==> flow/design.v <==
module ULA_LCD(clk, rst, rs, rw, en, dados, SOMA, SUBT, MULT, IGUAL, A, B, sinalA, sinalB);
	input [7:0] A;
	input [7:0] B;
	input sinalA;
	input sinalB;
	input SOMA;
	input SUBT;
	input MULT;
	input IGUAL;
	output en;
	output rw;
	output rs;
	output [7:0] dados;
	input clk;
	input rst;
	reg rs;
	reg rw;
	reg en;
	reg [7:0] dados;
	reg [21:0] c45;
	reg [21:0] c5;
	reg [21:0] c25;
	integer c1;
	reg flag45;
	reg flag5;
	reg flag2meio;
	reg [9:0] est2;
	reg flagbt1;
	reg flagbt2;
	reg flagbt3;
	reg flagbt4;
	reg flag_rst;
	reg [31:0] estado;
	reg subest;
	reg [5:0] charPos;
	reg [1:0] operacao;
	reg menos;
	reg [7:0] Alinha;
	reg [7:0] Blinha;
	reg menosA;
	reg menosB;
	reg menosR;
	parameter T45 = 2250, T5 = 250, T25 = 125;
	parameter clear = 1, opSOMA=1, opSUBT=2, opMULT=3, opIGUAL=4, skipLn=192, WAIT=10, WRITE=11, DEFAULT=6;
	reg [21:0] n45, n5, n25;
	reg nf45, nf5, nf25;
	always @(posedge clk) begin
		n45 = c45; n5 = c5; n25 = c25;
		nf45 = flag45; nf5 = flag5; nf25 = flag2meio;
    	if(flag_rst) begin
        	n45 = 0;
        	n25 = 0;
        	n5 = 0;
        	nf5 = 0;
        	nf45 = 0;
        	nf25 = 0;
    	end
    	if(n45 == T45) begin
            	n45 = 0;
            	nf45 = 1;
    	end
    	else if (n45 < T45) begin
        	n45 = n45+1;
    	end
    	if(n5 == T5) begin
        	n5 = 0;
        	nf5 = 1;
    	end
    	else if (n5 < T5) begin
        	n5 = n5 + 1;
    	end
    	if(n25 == T25) begin
			n25 = 0;
			nf25 = 1;
		end
		else if(n25 < T25) begin
			n25 = n25 + 1;
		end
		if(rst) begin
			c45 <= 0; c5 <= 0; c25 <= 0;
			flag45 <= 0; flag5 <= 0; flag2meio <= 0;
		end
		else begin
			c45 <= n45; c5 <= n5; c25 <= n25;
			flag45 <= nf45; flag5 <= nf5; flag2meio <= nf25;
		end
	end
	always @(posedge clk) begin
	if(rst) begin
		rs <= 0;
		rw <= 0;
		en <= 0;
		dados <= 0;
		c1 = 0;
		est2 <= 0;
		flagbt1 = 0;
		flagbt2 = 0;
		flagbt3 = 0;
		flagbt4 = 0;
		flag_rst <= 0;
		estado <= 0;
		subest = 0;
		charPos <= 0;
		operacao = 0;
		menos = 0;
		Alinha = 0;
		Blinha = 0;
		menosA <= 0;
		menosB <= 0;
	end
	else begin
    	case(estado)
			0: begin
				if(flag45) begin
					estado <= 1;
					subest <= 0;
				end
				else begin
					rs <= 0;
					rw <= 0;
					en <= 0;
				end
			end
        	1: begin
   			 if(subest == 0) begin
   				 en <= 0;
   				 subest <= 1;
   				 flag_rst <= 1;
   			 end
   			 else if(subest == 1) begin
   				 if(flag5) begin
   					 c1 = c1+1;
   					 rs <= 0;
   					 rw <= 0;
   					 en <= 1;
   					 dados <= 8'b00111000;
   					 flag_rst <= 1;
   					 subest = 0;
   					 estado <= 20;
   					 est2 <= 1;
   				 end
   				 else begin
   					 en <= 0;
   					 flag_rst <= 0;
   				 end
   				 if(c1 == 4) begin
   					 flag_rst <= 1;
   					 estado <= 20;
   					 subest <= 0;
   					 est2 <= 2;
   				 end
   			 end
        	end
        	20: begin
				en <= 1;
				if(subest == 0) begin
					subest <= 1;
					flag_rst <= 1;
				end
				else if(subest == 1) begin
					if(flag2meio) begin
						estado <= est2;
						subest <= 0;
					end
					else begin
						flag_rst <= 0;
					end
				end
			end
        	2: begin
   			 if(subest == 0) begin
   				 en <= 0;
   				 subest <= 1;
   				 flag_rst <= 1;
   			 end
   			 else if(subest == 1) begin  	
				if(flag5) begin
					 rs <= 0;
					 rw <= 0;
					 en <= 1;
					 dados <= 8'b00001100;
					 flag_rst <= 1;
					 subest <= 0;
					 estado <= 20;
					 est2 <= 3;	
				end
				else flag_rst <= 0; 
   			 end
        	end
        	3: begin
   			 if(subest == 0) begin
   				 en <= 0;
   				 subest <= 1;
   				 flag_rst <= 1;
   			 end
   			 if(subest == 1) begin
   				 if(flag5) begin
   					 dados <= 1;
   					 flag_rst <= 1;
   					 subest <= 0;
   					 estado <= 20;
   					 est2 <= 4;
   				 end
   				 else begin
   					 en <= 0;
   					 flag_rst <= 0;
   				 end
   			 end
        	end
        	4: begin
				 if(subest == 0) begin
					 en <= 0;
					 subest <= 1;
					 flag_rst <= 1;
				 end
				 if(subest == 1) begin
					 if(flag5) begin
						 rs <= 1'b0;
						 rw <= 1'b0;
						 en <= 1'b1;
						 dados <= 8'b0000110;
						 flag_rst <= 1;
						 subest <= 0;
						 estado <= 20;
						 est2 <= 5;
					 end
					 else begin
						 en <= 0;
						 flag_rst <= 0;
					 end
				 end
        	end
        	5: begin
				if(subest == 0) begin
					dados <= 0;
					 en <= 0;
					 subest <= 1;
					 flag_rst <= 1;
				 end
				 if(subest == 1) begin
					 if(flag5) begin
						 subest <= 0;
						 estado <= 6; 
					 end
					 else begin
						 en <= 0;
						 flag_rst <= 0;
					 end
				 end
			end
			6: begin
				en <= 0;
				if(!SOMA & !flagbt1) begin
					flagbt1 = 1;
				end
				else if(SOMA & flagbt1) begin
					subest <= 0;
					estado <= 9;
					charPos <= 20;
					flagbt1 <= 0;
					flag_rst <= 1;
					menosA <= 1;
					menosB <= 1;
					operacao = opSOMA;
				end
				if(!SUBT & !flagbt2) begin
					flagbt2 = 1;
				end
				else if(SUBT & flagbt2) begin
					subest <= 0;
					estado <= 17;
					charPos <= 20;
					flag_rst <= 1;
					flagbt2 <= 0;
					menosA <= 1;
					menosB <= 1;
					operacao = opSUBT;
				end
				if(!MULT & !flagbt3) begin
					flagbt3 = 1;
				end
				else if(MULT & flagbt3) begin
					subest <= 0;
					estado <= 25;
					flagbt3 = 0;
					flag_rst <= 1;
					operacao = opMULT;
					menosA <= 1;
					menosB <= 1;
					charPos <= 20;
				end
				if(!IGUAL & !flagbt4) begin
					flagbt4 = 1;
				end
				else if(IGUAL & flagbt4) begin
					charPos <= 0;
					subest <= 0;
					estado <= 15;
					flagbt4 = 0;
				end
			end
			9: begin
				if(subest == 0) begin
					subest <= 1;
					flag_rst <= 1;
				end
				else if(subest == 1) begin
					if(flag5) begin
						rs <= 0;
						rw <= 0;
						en <= 1;
						dados <= 1;
						subest <= 0;
						flag_rst <= 1;
						estado <= 20;
						est2 <= 10;
					end
					else begin
						flag_rst <= 0;
						en <= 0;
					end
				end
			end
        	10: begin
				en <= 0;
				if(subest == 0) begin
					subest <= 1;
					flag_rst <= 1;
				end
				else if(subest == 1) begin
					if(flag5) begin
						subest <= 0;
						flag_rst <= 1;
						estado <= 11;
					end
					else begin
						flag_rst <= 0;
					end
				end
   			end
   			11: begin
				if (charPos == 20) begin
					rs <= 0;
					rw <= 0;
					en <= 1;
					dados <= 1;
					charPos <= 0;
					estado <= 20;
					est2 <= 10;
					subest <= 0;
				end	
				else if(charPos == 0) begin
					if(sinalA & menosA) begin
						rs <= 1;
						rw <= 0;
						en <= 1;
						dados <= 45;
						estado <= 20;
						est2 <= 10;
						subest <= 0;
						menosA <= 0;
					end
					else begin 
						rs <= 1;
						rw <= 0;
						en <= 1;
						dados <= ((A/100) + 48);
						charPos <= 1;
						estado <= 20;
						est2 <= 10;
						subest <= 0;
					end
				end
				else if(charPos == 1) begin
					rs <= 1;
					rw <= 0;
					en <= 1;
					dados <= (((A/10)%10) + 48);
					charPos <= 2;
					estado <= 20;
					est2 <= 10;
					subest <= 0;
				end
				else if(charPos == 2) begin
					rs <= 1;
					rw <= 0;
					en <= 1;
					dados <= ((A%10) + 48);
					charPos <= 3;
					estado <= 20;
					est2 <= 10;
					subest <= 0;
				end
				else if(charPos == 3) begin
					rs <= 1;
					rw <= 0;
					en <= 1;
					dados <= 32;
					charPos <= 4;
					estado <= 20;
					est2 <= 10;
					subest <= 0;
				end
				else if(charPos == 4) begin
					rs <= 1;
					rw <= 0;
					en <= 1;
					dados <= 43;
					charPos <= 5;
					estado <= 20;
					est2 <= 10;
					subest <= 0;
				end
				else if(charPos == 5) begin
					rs <= 1;
					rw <= 0;
					en <= 1;
					dados <= 32;
					charPos <= 6;
					estado <= 20;
					est2 <= 10;
					subest <= 0;
				end
				else if(charPos == 6) begin
					if(sinalB & menosB) begin
						rs <= 1;
						rw <= 0;
						en <= 1;
						dados <= 45;
						estado <= 20;
						est2 <= 10;
						subest <= 0;
						menosB <= 0;
					end
					else begin
						rs <= 1;
						rw <= 0;
						en <= 1;
						dados <= ((B/100) + 48);
						charPos <= 7;
						estado <= 20;
						est2 <= 10;
						subest <= 0;
					end
				end
				else if(charPos == 7) begin
					rs <= 1;
					rw <= 0;
					en <= 1;
					dados <= ((B/10)%10 + 48);
					charPos <= 8;
					estado <= 20;
					est2 <= 10;
					subest <= 0;
				end
				else if(charPos == 8) begin
					rs <= 1;
					rw <= 0;
					en <= 1;
					dados <= ((B%10) + 48);
					charPos <= 9;
					estado <= 20;
					est2 <= 10;
					subest <= 0;
				end
				else if(charPos == 9) begin
					rs <= 1;
					rw <= 0;
					en <= 1;
					dados <= 32;
					charPos <= 10;
					estado <= 20;
					est2 <= 10;
					subest <= 0;
				end
				else if(charPos == 10) begin
					rs <= 1;
					rw <= 0;
					en <= 1;
					dados <= 32;
					charPos <= 11;
					estado <= 20;
					est2 <= 10;
					subest <= 0;
				end
				else if(charPos == 11) begin
					rs <= 1;
					rw <= 0;
					en <= 1;
					dados <= 32;
					charPos <= 12;
					estado <= 20;
					est2 <= 10;
					subest <= 0;
				end
				else if(charPos == 12) begin
					rs <= 1;
					rw <= 0;
					en <= 1;
					dados <= 32;
					charPos <= 13;
					estado <= 20;
					est2 <= 10;
					subest <= 0;
				end
				else if(charPos == 13) begin
					rs <= 1;
					rw <= 0;
					en <= 1;
					dados <= 32;
					charPos <= 14;
					estado <= 20;
					est2 <= 10;
					subest <= 0;
				end
				else if(charPos == 14) begin
					rs <= 1;
					rw <= 0;
					en <= 1;
					dados <= 32;
					charPos <= 15;
					estado <= 20;
					est2 <= 10;
					subest <= 0;
				end
				else if(charPos == 15) begin
					rs <= 1;
					rw <= 0;
					en <= 1;
					dados <= 32;
					charPos <= 17;
					estado <= 20;
					est2 <= 10;
					subest <= 0;
				end
				else if(charPos == 17) begin
					en <= 0;
					estado <= 20;
					est2 <= 10;
					charPos <= 18;
					subest <= 0;
				end
				else if(charPos == 18) begin
					estado <= 6;
					subest <= 0;
				end
			end
   			15: begin
				Alinha = A;
				Blinha = B;
				if(operacao == opSOMA) begin
					if(sinalA & !sinalB) begin
						operacao = opSUBT;
						if(A > B) begin
							menos = 1;
						end
						else begin
							menos = 0;
							Alinha = B;
							Blinha = A;
						end
					end
					else if(!sinalA & sinalB) begin
						operacao = opSUBT;
						if(B > A) begin
							menos = 1;
							Alinha = B;
							Blinha = A;
						end
						else menos = 0;
					end
					else if(sinalA & sinalB) begin
						if(A>0 & B>0) menos = 1;
						else menos = 0;
					end
					else menos = 0;
				end
				else if(operacao == opSUBT) begin
					if(sinalA & !sinalB) begin
						operacao = opSOMA;
						if(A>0 & B>0) menos = 1;
						else menos = 0;
					end
					else if(!sinalA & sinalB) begin
						operacao = opSOMA;
						menos = 0;
					end
					else if(sinalA & sinalB) begin
						if(A > B) begin
							menos = 1;
						end
						else begin
							menos = 0;
							Alinha = B;
							Blinha = A;
						end
					end
					else begin
						if(B > A) begin
							menos = 1;
							Alinha = B;
							Blinha = A;
						end
						else menos = 0;
					end
				end
				case(operacao) 
					opSOMA: begin
						if(subest == 0) begin
							en <= 0;
							subest <= 1;
							flag_rst <= 1;
						end
						else if(subest == 1) begin
							if(flag5) begin
								rs <= 0;
								rw <= 0;
								en <= 1;
								subest <= 0;
								estado <= 20;
								est2 <= 13;
								dados <= 8'b11000000;
							end
							else begin
								flag_rst <= 0;
								en <= 0;
							end
						end
					end
					opSUBT: begin
						if(subest == 0) begin
							en <= 0;
							subest <= 1;
							flag_rst <= 1;
						end
						else if(subest == 1) begin
							if(flag5) begin
								rs <= 0;
								rw <= 0;
								en <= 1;
								subest <= 0;
								estado <= 20;
								est2 <= 18;
								dados <= 8'b11000000;
							end
							else begin
								flag_rst <= 0;
								en <= 0;
							end
						end
					end
					opMULT: begin
						if(subest == 0) begin
							en <= 0;
							subest <= 1;
							flag_rst <= 1;
						end
						else if(subest == 1) begin
							if(flag5) begin
								rs <= 0;
								rw <= 0;
								en <= 1;
								subest <= 0;
								estado <= 20;
								est2 <= 21;
								dados <= 8'b11000000;
								if(sinalA & !sinalB || !sinalA & sinalB) begin
									if(A>0 & B>0) menos = 1;
									else menos = 0;
								end
								else begin
									menos = 0;
								end
							end
							else begin
								flag_rst <= 0;
								en <= 0;
							end
						end
					end
				endcase		
			end
			13: begin
				if(subest == 0) begin
					en <= 0;
					subest <= 1;
					flag_rst <= 1;
				end
				else if(subest == 1) begin
					if(flag5) begin
						subest <= 0;
						estado <= 14;
					end
					else begin
						flag_rst <= 0;
						en <= 0;
					end
				end
			end
			14: begin
				if(subest == 0) begin
					en <= 0;
					subest <= 1;
					flag_rst <= 1;
				end
				else if(subest == 1) begin
					if(flag5) begin
						if(charPos == 0) begin
							subest <= 0;
							estado <= 20;
							est2 <= 13;
							charPos <= 1;
						end
						else if(charPos == 1) begin
							if(menos) begin
								menos = 0;
								rs <= 1;
								rw <= 0;
								en <= 1;
								dados <= 45;
								estado <= 20;
								est2 <= 13;
								subest <= 0;
							end
							else begin
								rs <= 1;
								rw <= 0;
								en <= 1;
								dados <= ((A+B)/100 + 48);
								subest <= 0;
								charPos <= 2;
								estado <= 20;
								est2 <= 13;
							end
						end
						else if(charPos == 2) begin
							rs <= 1;
							rw <= 0;
							en <= 1;
							dados <= ((((A+B)/10)%10) + 48);
							subest <= 0;
							charPos <= 3;
							estado <= 20;
							est2 <= 13;
						end
						else if(charPos == 3) begin
							rs <= 1;
							rw <= 0;
							en <= 1;
							dados <= (((A+B)%10) + 48);
							subest <= 0;
							charPos <= 4;
							estado <= 20;
							est2 <= 13;
						end
						else if(charPos == 4) begin
							rs <= 1;
							rw <= 0;
							en <= 1;
							dados <= 32;
							subest <= 0;
							charPos <= 5;
							estado <= 20;
							est2 <= 13;
						end
						else if(charPos == 5) begin
							subest <= 0;
							estado <= 20;
							est2 <= 6;
						end
					end
					else begin
						flag_rst <= 0;
						en <= 0;
					end
				end
			end
			16: begin
				en <= 0;
				if(subest == 0) begin
					subest <= 1;
					flag_rst <= 1;
				end
				else if(subest == 1) begin
					if(flag5) begin
						subest <= 0;
						flag_rst <= 1;
						estado <= 17;
					end
					else begin
						flag_rst <= 0;
					end
				end
			end
			17: begin
				if (charPos == 20) begin
					rs <= 0;
					rw <= 0;
					en <= 1;
					dados <= 1;
					charPos <= 0;
					estado <= 20;
					est2 <= 16;
					subest <= 0;
				end	
				else if(charPos == 0) begin
					if(sinalA & menosA) begin
						rs <= 1;
						rw <= 0;
						en <= 1;
						dados <= 45;
						estado <= 20;
						est2 <= 16;
						subest <= 0;
						menosA <= 0;
					end
					else begin 
						rs <= 1;
						rw <= 0;
						en <= 1;
						dados <= ((A/100) + 48);
						charPos <= 1;
						estado <= 20;
						est2 <= 16;
						subest <= 0;
					end
				end
				else if(charPos == 1) begin
					rs <= 1;
					rw <= 0;
					en <= 1;
					dados <= (((A/10)%10) + 48);
					charPos <= 2;
					estado <= 20;
					est2 <= 16;
					subest <= 0;
				end
				else if(charPos == 2) begin
					rs <= 1;
					rw <= 0;
					en <= 1;
					dados <= ((A%10) + 48);
					charPos <= 3;
					estado <= 20;
					est2 <= 16;
					subest <= 0;
				end
				else if(charPos == 3) begin
					rs <= 1;
					rw <= 0;
					en <= 1;
					dados <= 32;
					charPos <= 4;
					estado <= 20;
					est2 <= 16;
					subest <= 0;
				end
				else if(charPos == 4) begin
					rs <= 1;
					rw <= 0;
					en <= 1;
					dados <= 45;
					charPos <= 5;
					estado <= 20;
					est2 <= 16;
					subest <= 0;
				end
				else if(charPos == 5) begin
					rs <= 1;
					rw <= 0;
					en <= 1;
					dados <= 32;
					charPos <= 6;
					estado <= 20;
					est2 <= 16;
					subest <= 0;
				end
				else if(charPos == 6) begin
					if(sinalB & menosB) begin
						rs <= 1;
						rw <= 0;
						en <= 1;
						dados <= 45;
						estado <= 20;
						est2 <= 16;
						subest <= 0;
						menosB <= 0;
					end
					else begin 
						rs <= 1;
						rw <= 0;
						en <= 1;
						dados <= ((B/100) + 48);
						charPos <= 7;
						estado <= 20;
						est2 <= 16;
						subest <= 0;
					end
				end
				else if(charPos == 7) begin
					rs <= 1;
					rw <= 0;
					en <= 1;
					dados <= ((B/10)%10 + 48);
					charPos <= 8;
					estado <= 20;
					est2 <= 16;
					subest <= 0;
				end
				else if(charPos == 8) begin
					rs <= 1;
					rw <= 0;
					en <= 1;
					dados <= ((B%10) + 48);
					charPos <= 9;
					estado <= 20;
					est2 <= 16;
					subest <= 0;
				end
				else if(charPos == 9) begin
					rs <= 1;
					rw <= 0;
					en <= 1;
					dados <= 32;
					charPos <= 10;
					estado <= 20;
					est2 <= 16;
					subest <= 0;
				end
				else if(charPos == 10) begin
					rs <= 1;
					rw <= 0;
					en <= 1;
					dados <= 32;
					charPos <= 11;
					estado <= 20;
					est2 <= 16;
					subest <= 0;
				end
				else if(charPos == 11) begin
					rs <= 1;
					rw <= 0;
					en <= 1;
					dados <= 32;
					charPos <= 12;
					estado <= 20;
					est2 <= 16;
					subest <= 0;
				end
				else if(charPos == 12) begin
					rs <= 1;
					rw <= 0;
					en <= 1;
					dados <= 32;
					charPos <= 13;
					estado <= 20;
					est2 <= 16;
					subest <= 0;
				end
				else if(charPos == 13) begin
					rs <= 1;
					rw <= 0;
					en <= 1;
					dados <= 32;
					charPos <= 14;
					estado <= 20;
					est2 <= 16;
					subest <= 0;
				end
				else if(charPos == 14) begin
					rs <= 1;
					rw <= 0;
					en <= 1;
					dados <= 32;
					charPos <= 15;
					estado <= 20;
					est2 <= 16;
					subest <= 0;
				end
				else if(charPos == 15) begin
					rs <= 1;
					rw <= 0;
					en <= 1;
					dados <= 32;
					charPos <= 16;
					estado <= 20;
					est2 <= 16;
					subest <= 0;
				end
				else if(charPos == 16) begin
					en <= 0;
					estado <= 20;
					est2 <= 16;
					charPos <= 17;
					subest <= 0;
				end
				else if(charPos == 17) begin
					estado <= 6;
					subest <= 0;
				end
			end
			18: begin
				if(subest == 0) begin
					en <= 0;
					subest <= 1;
					flag_rst <= 1;
				end
				else if(subest == 1) begin
					if(flag5) begin
						subest <= 0;
						estado <= 19;
					end
					else begin
						flag_rst <= 0;
						en <= 0;
					end
				end
			end
			19: begin
				if(subest == 0) begin
					en <= 0;
					subest <= 1;
					flag_rst <= 1;
				end
				else if(subest == 1) begin
					if(flag5) begin
						if(charPos == 0) begin
							subest <= 0;
							estado <= 20;
							est2 <= 18;
							charPos <= 1;
						end
						else if(charPos == 1) begin
							if(menos) begin
								menos = 0;
								rs <= 1;
								rw <= 0;
								en <= 1;
								dados <= 45;
								estado <= 20;
								est2 <= 18;
								subest <= 0;
							end
							else begin
								rs <= 1;
								rw <= 0;
								en <= 1;
								dados <= ((Alinha-Blinha)/100 + 48);
								subest <= 0;
								charPos <= 2;
								estado <= 20;
								est2 <= 18;
							end
						end
						else if(charPos == 2) begin
							rs <= 1;
							rw <= 0;
							en <= 1;
							dados <= ((((Alinha-Blinha)/10)%10) + 48);
							subest <= 0;
							charPos <= 3;
							estado <= 20;
							est2 <= 18;
						end
						else if(charPos == 3) begin
							rs <= 1;
							rw <= 0;
							en <= 1;
							dados <= (((Alinha-Blinha)%10) + 48);
							subest <= 0;
							charPos <= 4;
							estado <= 20;
							est2 <= 18;
						end
						else if(charPos == 4) begin
							rs <= 1;
							rw <= 0;
							en <= 1;
							dados <= 32;
							subest <= 0;
							charPos <= 5;
							estado <= 20;
							est2 <= 18;
						end
						else if(charPos == 5) begin
							subest <= 0;
							estado <= 20;
							est2 <= 6;
						end
					end
					else begin
						flag_rst <= 0;
						en <= 0;
					end
				end
			end
			21: begin
				if(subest == 0) begin
					en <= 0;
					subest <= 1;
					flag_rst <= 1;
				end
				else if(subest == 1) begin
					if(flag5) begin
						subest <= 0;
						estado <= 22;
					end
					else begin
						flag_rst <= 0;
						en <= 0;
					end
				end
			end
			22: begin
				if(subest == 0) begin
					en <= 0;
					subest <= 1;
					flag_rst <= 1;
				end
				else if(subest == 1) begin
					if(flag5) begin
						if(charPos == 0) begin
							subest <= 0;
							estado <= 20;
							est2 <= 21;
							charPos <= 1;
						end
						else if(charPos == 1) begin
							if(menos) begin
								menos = 0;
								rs <= 1;
								rw <= 0;
								en <= 1;
								dados <= 45;
								estado <= 20;
								est2 <= 21;
								subest <= 0;
							end
							else begin
								rs <= 1;
								rw <= 0;
								en <= 1;
								dados <= ((A*B)/10000 + 48);
								subest <= 0;
								charPos <= 2;
								estado <= 20;
								est2 <= 21;
							end
						end
						else if(charPos == 2) begin
							rs <= 1;
							rw <= 0;
							en <= 1;
							dados <= ((((A*B)/1000)%10) + 48);
							subest <= 0;
							charPos <= 3;
							estado <= 20;
							est2 <= 21;
						end
						else if(charPos == 3) begin
							rs <= 1;
							rw <= 0;
							en <= 1;
							dados <= (((A*B/100)%10) + 48);
							subest <= 0;
							charPos <= 4;
							estado <= 20;
							est2 <= 21;
						end
						else if(charPos == 4) begin
							rs <= 1;
							rw <= 0;
							en <= 1;
							dados <= (((A*B/10)%10) + 48);
							subest <= 0;
							charPos <= 5;
							estado <= 20;
							est2 <= 21;
						end
						else if(charPos == 5) begin
							rs <= 1;
							rw <= 0;
							en <= 1;
							dados <= ((A*B)%10) + 48;
							subest <= 0;
							charPos <= 6;
							estado <= 20;
							est2 <= 21;
						end
						else if(charPos == 6) begin
							rs <= 1;
							rw <= 0;
							en <= 1;
							dados <= 32;
							subest <= 0;
							charPos <= 7;
							estado <= 20;
							est2 <= 21;
						end
						else if(charPos == 7) begin
							subest <= 0;
							estado <= 20;
							est2 <= 6;
						end
					end
					else begin
						flag_rst <= 0;
						en <= 0;
					end
				end
			end
			24: begin
				en <= 0;
				if(subest == 0) begin
					subest <= 1;
					flag_rst <= 1;
				end
				else if(subest == 1) begin
					if(flag5) begin
						subest <= 0;
						flag_rst <= 1;
						estado <= 25;
					end
					else begin
						flag_rst <= 0;
					end
				end
			end
			25: begin
				if (charPos == 20) begin
					rs <= 0;
					rw <= 0;
					en <= 1;
					dados <= 1;
					charPos <= 0;
					estado <= 20;
					est2 <= 24;
					subest <= 0;
				end	
				else if(charPos == 0) begin
					if(sinalA & menosA) begin
						rs <= 1;
						rw <= 0;
						en <= 1;
						dados <= 45;
						estado <= 20;
						est2 <= 24;
						subest <= 0;
						menosA <= 0;
					end
					else begin 
						rs <= 1;
						rw <= 0;
						en <= 1;
						dados <= ((A/100) + 48);
						charPos <= 1;
						estado <= 20;
						est2 <= 24;
						subest <= 0;
					end
				end
				else if(charPos == 1) begin
					rs <= 1;
					rw <= 0;
					en <= 1;
					dados <= (((A/10)%10) + 48);
					charPos <= 2;
					estado <= 20;
					est2 <= 24;
					subest <= 0;
				end
				else if(charPos == 2) begin
					rs <= 1;
					rw <= 0;
					en <= 1;
					dados <= ((A%10) + 48);
					charPos <= 3;
					estado <= 20;
					est2 <=24;
					subest <= 0;
				end
				else if(charPos == 3) begin
					rs <= 1;
					rw <= 0;
					en <= 1;
					dados <= 32;
					charPos <= 4;
					estado <= 20;
					est2 <= 24;
					subest <= 0;
				end
				else if(charPos == 4) begin
					rs <= 1;
					rw <= 0;
					en <= 1;
					dados <= 42;
					charPos <= 5;
					estado <= 20;
					est2 <= 24;
					subest <= 0;
				end
				else if(charPos == 5) begin
					rs <= 1;
					rw <= 0;
					en <= 1;
					dados <= 32;
					charPos <= 6;
					estado <= 20;
					est2 <= 24;
					subest <= 0;
				end
				else if(charPos == 6) begin
					if(sinalB & menosB) begin
						rs <= 1;
						rw <= 0;
						en <= 1;
						dados <= 45;
						estado <= 20;
						est2 <= 24;
						subest <= 0;
						menosB <= 0;
					end
					else begin 
						rs <= 1;
						rw <= 0;
						en <= 1;
						dados <= ((B/100) + 48);
						charPos <= 7;
						estado <= 20;
						est2 <= 24;
						subest <= 0;
					end
				end
				else if(charPos == 7) begin
					rs <= 1;
					rw <= 0;
					en <= 1;
					dados <= ((B/10)%10 + 48);
					charPos <= 8;
					estado <= 20;
					est2 <= 24;
					subest <= 0;
				end
				else if(charPos == 8) begin
					rs <= 1;
					rw <= 0;
					en <= 1;
					dados <= ((B%10) + 48);
					charPos <= 9;
					estado <= 20;
					est2 <= 24;
					subest <= 0;
				end
				else if(charPos == 9) begin
					rs <= 1;
					rw <= 0;
					en <= 1;
					dados <= 32;
					charPos <= 10;
					estado <= 20;
					est2 <= 24;
					subest <= 0;
				end
				else if(charPos == 10) begin
					rs <= 1;
					rw <= 0;
					en <= 1;
					dados <= 32;
					charPos <= 11;
					estado <= 20;
					est2 <= 24;
					subest <= 0;
				end
				else if(charPos == 11) begin
					rs <= 1;
					rw <= 0;
					en <= 1;
					dados <= 32;
					charPos <= 12;
					estado <= 20;
					est2 <= 24;
					subest <= 0;
				end
				else if(charPos == 12) begin
					rs <= 1;
					rw <= 0;
					en <= 1;
					dados <= 32;
					charPos <= 13;
					estado <= 20;
					est2 <= 24;
					subest <= 0;
				end
				else if(charPos == 13) begin
					rs <= 1;
					rw <= 0;
					en <= 1;
					dados <= 32;
					charPos <= 14;
					estado <= 20;
					est2 <= 24;
					subest <= 0;
				end
				else if(charPos == 14) begin
					rs <= 1;
					rw <= 0;
					en <= 1;
					dados <= 32;
					charPos <= 15;
					estado <= 20;
					est2 <= 24;
					subest <= 0;
				end
				else if(charPos == 15) begin
					rs <= 1;
					rw <= 0;
					en <= 1;
					dados <= 32;
					charPos <= 16;
					estado <= 20;
					est2 <= 24;
					subest <= 0;
				end
				else if(charPos == 16) begin
					en <= 0;
					estado <= 20;
					est2 <= 24;
					charPos <= 17;
					subest <= 0;
				end
				else if(charPos == 17) begin
					estado <= 6;
					subest <= 0;
				end
			end
    	endcase
	end
	end
endmodule
Lab notebook: ULA_LCD

From RTL to reports: ULA_LCD

Module ULA_LCD before and after one edit of its RTL, step after step.
"before" refers to lines of the RTL above, "after" to lines of the edited file.
"difference" is "after" less "before", of the values as shown; "rel. change" is that difference over "before", in percent.
Operators: Yosys type, input widths -> output width; for muxes data width and select width s.
Library cell names are shortened.
A cell with n/a has no value.

Top: ULA_LCD
Clock: clk
Cell library: sky130hd
Timing corner: tt_025C_1v80

The edit

The edit as a unified diff against the file above.
The edit is scripted: it alters the design's behaviour and was not made to optimise anything.

```diff
@@ -1,3 +1,3 @@
-module ULA_LCD(clk, rst, rs, rw, en, dados, SOMA, SUBT, MULT, IGUAL, A, B, sinalA, sinalB);
+module ULA_LCD(clk, rst, rs, rw, en, dados_pin, SOMA, SUBT, MULT, IGUAL, A, B, sinalA, sinalB);
 	input [7:0] A;
 	input [7:0] B;
@@ -11,5 +11,5 @@
 	output rw;
 	output rs;
-	output [7:0] dados;
+	output [7:0] dados_pin;
 	input clk;
 	input rst;
@@ -18,4 +18,7 @@
 	reg en;
 	reg [7:0] dados;
+	reg [7:0] dados_ff;
+	always @(posedge clk) dados_ff <= dados;
+	assign dados_pin = dados_ff;
 	reg [21:0] c45;
 	reg [21:0] c5;
```

After elaboration

Yosys after proc, flatten, opt, wreduce and memory -nomap, before mapping. Memory bits, and registers merged into a memory's read port (data or address), are not among the register bits. Print and check cells are not counted.

Operators by class:

| what                             | before | after | difference | rel. change (%) |
| divide/modulo/power cells        | 24     | 24    | 0          | 0.00 |
| reductions and logical operators | 65     | 65    | 0          | 0.00 |
| bitwise logic cells              | 14     | 14    | 0          | 0.00 |
| mux-type cells                   | 636    | 636   | 0          | 0.00 |
| $mul                             | 1      | 1     | 0          | 0.00 |
| add/subtract/negate cells        | 23     | 23    | 0          | 0.00 |
| $lt $le $gt $ge                  | 7      | 7     | 0          | 0.00 |
| equality and inequality tests    | 139    | 139   | 0          | 0.00 |

Operator kinds equal on both sides are left out: 97.

Storage and ports:

| what                        | before | after | difference | rel. change (%) |
| bits of input ports         | 24     | 24    | 0          | 0.00 |
| cells after elaboration     | 935    | 936   | +1         | +0.11 |
| flip-flop bits (word level) | 187    | 195   | +8         | +4.28 |

Longest topological paths

Longest topological path by Yosys (ltp), each cell counted once; first at word level (registers and memories cut), then after technology mapping (sequential cells cut; the memories' decode and read muxes count).

Logic depth:

| what                          | before | after | difference | rel. change (%) |
| depth after elaboration       | 21     | 21    | 0          | 0.00 |
| ABC_AREA                      | 0      | 0     | n/a        | n/a |
| gate-level depth with buffers | 497    | 479   | -18        | -3.62 |
| depth with buffers taken out  | 458    | 448   | -10        | -2.18 |

Synthesis result

The flow's flattened synthesis, as Yosys stat reports it; memories are mapped. The netlist is that of the ABC_AREA named above (0 if unset); the other value can give another one.

Synthesis totals:

| what                    | before  | after   | difference | rel. change (%) |
| mapped flip-flops       | 203     | 211     | +8         | +3.94 |
| cells in the netlist    | 8662    | 8246    | -416       | -4.80 |
| chip area (Yosys) (µm²) | 60209.0 | 56416.6 | -3792.4    | -6.30 |

Cell types:

| cell type | before | after | difference | rel. change (%) |
| o31ai_1   | 215    | 166   | -49        | -22.79 |
| clkbuf_1  | 195    | 239   | +44        | +22.56 |
| a211oi_1  | 130    | 94    | -36        | -27.69 |
| buf_4     | 38     | 3     | -35        | -92.11 |
| xor2_1    | 142    | 173   | +31        | +21.83 |
| o22ai_1   | 70     | 46    | -24        | -34.29 |
| or2_2     | 71     | 92    | +21        | +29.58 |
| inv_1     | 275    | 295   | +20        | +7.27 |
| nor2b_1   | 110    | 129   | +19        | +17.27 |
| buf_6     | 18     | 0     | -18        | -100.00 |
| nor2_1    | 876    | 859   | -17        | -1.94 |
| or3_1     | 126    | 109   | -17        | -13.49 |
| nand4_1   | 116    | 99    | -17        | -14.66 |
| nor3_1    | 443    | 428   | -15        | -3.39 |
| xnor2_1   | 296    | 282   | -14        | -4.73 |
| nand3_1   | 242    | 228   | -14        | -5.79 |
| or2b_1    | 13     | 0     | -13        | -100.00 |
| nand2_1   | 828    | 816   | -12        | -1.45 |

Cell types equal on both sides are left out: 20.
The list need not be complete.

Path before layout

OpenSTA on the mapped netlist: ideal clock, no wires. The path of least setup slack (recovery checks aside). Input and output delay are each 20% of the period. Register names are those of the netlist, which keeps one name where synthesis merged equal registers.

Timing post-synthesis:

| what                                | before            | after             | difference | rel. change (%) |
| path kind                           | in2reg            | in2reg            | n/a        | n/a |
| start                               | input B[6]        | input B[4]        | n/a        | n/a |
| end                                 | register dados[6] | register dados[0] | n/a        | n/a |
| launch time at the first pin (ns)   | 24.000            | 24.000            | 0.000      | 0.00 |
| arrival time (ns)                   | 108.901           | 102.907           | -5.994     | -5.50 |
| path delay (ns)                     | 84.966            | 79.037            | -5.929     | -6.98 |
| input delay (ns)                    | 24.000            | 24.000            | 0.000      | 0.00 |
| period (ns)                         | 120.0             | 120.0             | 0.0        | 0.00 |
| stages on the path                  | 440               | 427               | -13        | -2.95 |
| data required time (ns)             | 119.935           | 119.870           | -0.065     | -0.05 |
| setup slack (ns)                    | 11.034            | 16.963            | +5.929     | n/a |
| period reached after synthesis (ns) | 108.966           | 103.037           | -5.929     | -5.44 |

"path delay" = arrival - input delay + setup time.
"stages on the path" counts driving pins, that of a launching flip-flop among them; a cell with two outputs on the path counts twice.
"period reached after synthesis" = period - worst setup slack (recovery checks aside). The figure is calculated, with input and output delays left at 20% of the set period.
Between the ends stands the longest chain of elaborated cells between them, by number of cells; it is not shown to be the way that was timed. Of several equally long chains one is given.
Each line given opens the expression or statement behind the cell; cells for indexed reads and writes are added by Yosys, which also makes memories of some case tables.
A register here has more assigning lines than the two given.

Between the ends, post-synthesis, before:
Cell sequence: clkbuf_1 clkbuf_1 and2_1 fa_1 fa_1 fa_1 inv_1 fa_1 inv_1 ha_1 inv_1 o21ai_0 a21oi_1 o21bai_1 a21oi_1 o21bai_1 a21oi_1 xnor2_1 [404 not listed] buf_6 a2111o_1 a311oi_4 o211ai_1 a21oi_1 nand2_1 o21ai_1 inv_1 ha_1 o21ai_0 nand2_1 ha_1 a311o_1 a221oi_1 o21ai_0 a21oi_1 a21oi_1 nor2_1
Length of the longest elaborated chain: 13

RTL lines, path post-synthesis, before:

| what          | line | RTL |
| from (decl)   | 3    | `input [7:0] B;` |
| $div 8x4->32  | 1338 | `dados <= ((B/10)%10 + 48);` |
| $mod 32x4->32 | 1338 |  |
| $add 8x6->8   | 1338 |  |
| $mux 8        | 1334 | `else if(charPos == 7) begin` |
| $mux 8        | 1312 | `else if(charPos == 6) begin` |
| $mux 8        | 1302 | `else if(charPos == 5) begin` |
| $mux 8        | 1292 | `else if(charPos == 4) begin` |
| $mux 8        | 1282 | `else if(charPos == 3) begin` |
| $mux 8        | 1272 | `else if(charPos == 2) begin` |
| $mux 8        | 1262 | `else if(charPos == 1) begin` |
| $mux 8        | 1240 | `else if(charPos == 0) begin` |
| $mux 8        | 1230 | `if (charPos == 20) begin` |
| $pmux 8 s12   | 112  | `case(estado)` |
| to (assign)   | 367  | `dados <= ((A/100) + 48);` |
| to (assign)   | 378  | `dados <= (((A/10)%10) + 48);` |
| to (decl)     | 13   | `output [7:0] dados;` |

Between the ends, post-synthesis, after:
Cell sequence: clkbuf_1 clkbuf_1 nand2_1 fa_1 inv_1 fa_1 ha_1 inv_1 fa_1 inv_1 ha_1 nor2b_1 o21ai_0 a21boi_0 o21ai_0 a21boi_0 o21ai_0 a21boi_0 [391 not listed] o21ai_0 nand2b_1 a21oi_1 nor2b_1 o21ai_0 nand2b_1 a21oi_1 nor2b_1 o21ai_0 nand2b_1 or4b_1 o311ai_1 o211ai_1 a31oi_1 o211a_1 nand2_1 a21oi_1 a222oi_1
Length of the longest elaborated chain: 13

RTL lines, path post-synthesis, after:

| what          | line | RTL |
| from (decl)   | 3    | `input [7:0] B;` |
| $div 8x4->32  | 1341 | `dados <= ((B/10)%10 + 48);` |
| $mod 32x4->32 | 1341 |  |
| $add 8x6->8   | 1341 |  |
| $mux 8        | 1337 | `else if(charPos == 7) begin` |
| $mux 8        | 1315 | `else if(charPos == 6) begin` |
| $mux 8        | 1305 | `else if(charPos == 5) begin` |
| $mux 8        | 1295 | `else if(charPos == 4) begin` |
| $mux 8        | 1285 | `else if(charPos == 3) begin` |
| $mux 8        | 1275 | `else if(charPos == 2) begin` |
| $mux 8        | 1265 | `else if(charPos == 1) begin` |
| $mux 8        | 1243 | `else if(charPos == 0) begin` |
| $mux 8        | 1233 | `if (charPos == 20) begin` |
| $pmux 8 s12   | 115  | `case(estado)` |
| to (assign)   | 370  | `dados <= ((A/100) + 48);` |
| to (assign)   | 381  | `dados <= (((A/10)%10) + 48);` |
| to (decl)     | 19   | `reg [7:0] dados;` |

Timing after layout

Path of least setup slack in the final report of the runs of pair A (OpenROAD, finished layout, wires in). Where an end is a register, its clock arrival counts in the times.

Timing after layout:

| what                              | before            | after             | difference | rel. change (%) |
| path kind                         | in2reg            | in2reg            | n/a        | n/a |
| start                             | input A[0]        | input A[2]        | n/a        | n/a |
| end                               | register dados[5] | register dados[5] | n/a        | n/a |
| data required time (ns)           | 114.41            | 114.41            | 0.00       | 0.00 |
| arrival time (ns)                 | 107.47            | 106.74            | -0.73      | -0.68 |
| period (ns)                       | 114.0             | 114.0             | 0.0        | 0.00 |
| launch time at the first pin (ns) | 22.80             | 22.80             | 0.00       | 0.00 |
| stages on the path                | 426               | 395               | -31        | -7.28 |
| input delay (ns)                  | 22.80             | 22.80             | 0.00       | 0.00 |
| setup slack (ns)                  | 6.93              | 7.67              | +0.74      | n/a |

Between the ends stands the longest chain of elaborated cells between them, by number of cells; it is not shown to be the way that was timed. Of several equally long chains one is given.
A register here has more assigning lines than the two given.

Between the ends, after layout, before:
Cell sequence: clkdlybuf4s50_1 buf_4 nand2_1 fa_1 inv_1 fa_1 ha_1 inv_1 fa_1 inv_1 ha_1 nor2b_1 o21ai_0 a21boi_0 o21ai_0 a21boi_0 o21ai_0 nand2b_1 [390 not listed] nand3_1 o21a_1 a2111o_1 a311oi_4 o211ai_1 a21oi_1 nand2_1 o21ai_1 inv_1 ha_1 o21ai_0 nand2_1 ha_1 o22ai_1 nor4_1 a311oi_1 a211oi_1 a211oi_1
Length of the longest elaborated chain: 12

RTL lines, path after layout, before:

| what          | line | RTL |
| from (decl)   | 2    | `input [7:0] A;` |
| $mul 8x8->16  | 1174 | `dados <= (((A*B/10)%10) + 48);` |
| $div 32x4->32 | 1174 |  |
| $mod 32x4->32 | 1174 |  |
| $add 8x6->8   | 1174 |  |
| $mux 8        | 1170 | `else if(charPos == 4) begin` |
| $mux 8        | 1160 | `else if(charPos == 3) begin` |
| $mux 8        | 1150 | `else if(charPos == 2) begin` |
| $mux 8        | 1128 | `else if(charPos == 1) begin` |
| $mux 8        | 1122 | `if(charPos == 0) begin` |
| $mux 8        | 1121 | `if(flag5) begin` |
| $mux 8        | 1115 |  |
| $pmux 8 s12   | 112  | `case(estado)` |
| to (assign)   | 367  | `dados <= ((A/100) + 48);` |
| to (assign)   | 378  | `dados <= (((A/10)%10) + 48);` |
| to (decl)     | 13   | `output [7:0] dados;` |

Between the ends, after layout, after:
Cell sequence: clkdlybuf4s50_1 ha_1 inv_1 fa_1 inv_1 fa_1 ha_1 inv_1 fa_1 inv_1 ha_1 nor2b_1 o21ai_0 a21boi_0 o21ai_0 a21boi_0 o21ai_0 a21boi_0 [359 not listed] and3_2 inv_1 o21ai_0 nand3_1 o31a_1 ha_1 inv_1 nand2_1 a2111oi_0 nand2_1 ha_1 inv_1 a21oi_1 a21oi_1 nor4_1 a311oi_1 a211oi_1 a211oi_1
Length of the longest elaborated chain: 12

RTL lines, path after layout, after:

| what          | line | RTL |
| from (decl)   | 2    | `input [7:0] A;` |
| $mul 8x8->16  | 1177 | `dados <= (((A*B/10)%10) + 48);` |
| $div 32x4->32 | 1177 |  |
| $mod 32x4->32 | 1177 |  |
| $add 8x6->8   | 1177 |  |
| $mux 8        | 1173 | `else if(charPos == 4) begin` |
| $mux 8        | 1163 | `else if(charPos == 3) begin` |
| $mux 8        | 1153 | `else if(charPos == 2) begin` |
| $mux 8        | 1131 | `else if(charPos == 1) begin` |
| $mux 8        | 1125 | `if(charPos == 0) begin` |
| $mux 8        | 1124 | `if(flag5) begin` |
| $mux 8        | 1118 |  |
| $pmux 8 s12   | 115  | `case(estado)` |
| to (assign)   | 370  | `dados <= ((A/100) + 48);` |
| to (assign)   | 381  | `dados <= (((A/10)%10) + 48);` |
| to (decl)     | 19   | `reg [7:0] dados;` |

Layout results

Runs of the flow (Yosys, OpenROAD) on both versions; the two runs of a pair have the same settings. The constraints put input and output delay at 20% of the set period each and load the outputs with 0.01 pF.

Flow settings, pair A:
CORE_UTILIZATION: 40
period_ns: 114.0
CAP_MARGIN: 20
CORE_MARGIN: 2
SLEW_MARGIN: 20

Results, pair A:

| what                                      | before   | after    | difference | rel. change (%) |
| die footprint (µm²)                       | 153640.0 | 144062.0 | -9578.0    | -6.23 |
| total negative slack on setup checks (ns) | 0.000    | 0.000    | 0.000      | n/a |
| utilization after layout (%)              | 42.8     | 42.8     | 0.0        | n/a |
| synthesized cell area (µm²)               | 60209.0  | 56416.6  | -3792.4    | -6.30 |
| worst-case hold slack (ns)                | 0.456    | 0.408    | -0.048     | n/a |
| reached clock period (ns)                 | 107.066  | 106.329  | -0.737     | -0.69 |
| lowest setup slack (ns)                   | 6.934    | 7.671    | +0.737     | n/a |
| standard-cell area after routing (µm²)    | 64010.1  | 59862.4  | -4147.7    | -6.48 |

Flow settings, pair B:
ABC_AREA: 1
CELL_PAD_IN_SITES_GLOBAL_PLACEMENT: 0
CORE_UTILIZATION: 20
CTS_CLUSTER_SIZE: 61
PLACE_DENSITY_LB_ADDON: 0.26
period_ns: 204.0
CAP_MARGIN: 20
CORE_MARGIN: 2
SLEW_MARGIN: 20

Results, pair B:

| what                                      | before   | after    | difference | rel. change (%) |
| die footprint (µm²)                       | 341810.0 | 343238.0 | +1428.0    | +0.42 |
| total negative slack on setup checks (ns) | 0.000    | 0.000    | 0.000      | n/a |
| utilization after layout (%)              | 21.8     | 21.9     | +0.1       | n/a |
| synthesized cell area (µm²)               | 67429.7  | 67713.7  | +284.0     | +0.42 |
| worst-case hold slack (ns)                | 0.421    | 0.375    | -0.046     | n/a |
| reached clock period (ns)                 | 114.914  | 113.742  | -1.172     | -1.02 |
| lowest setup slack (ns)                   | 89.086   | 90.258   | +1.172     | n/a |
| standard-cell area after routing (µm²)    | 73380.4  | 73814.5  | +434.1     | +0.59 |

"reached clock period" = clock period - worst setup slack. The figure is calculated, with input and output delays left at 20% of the set period.
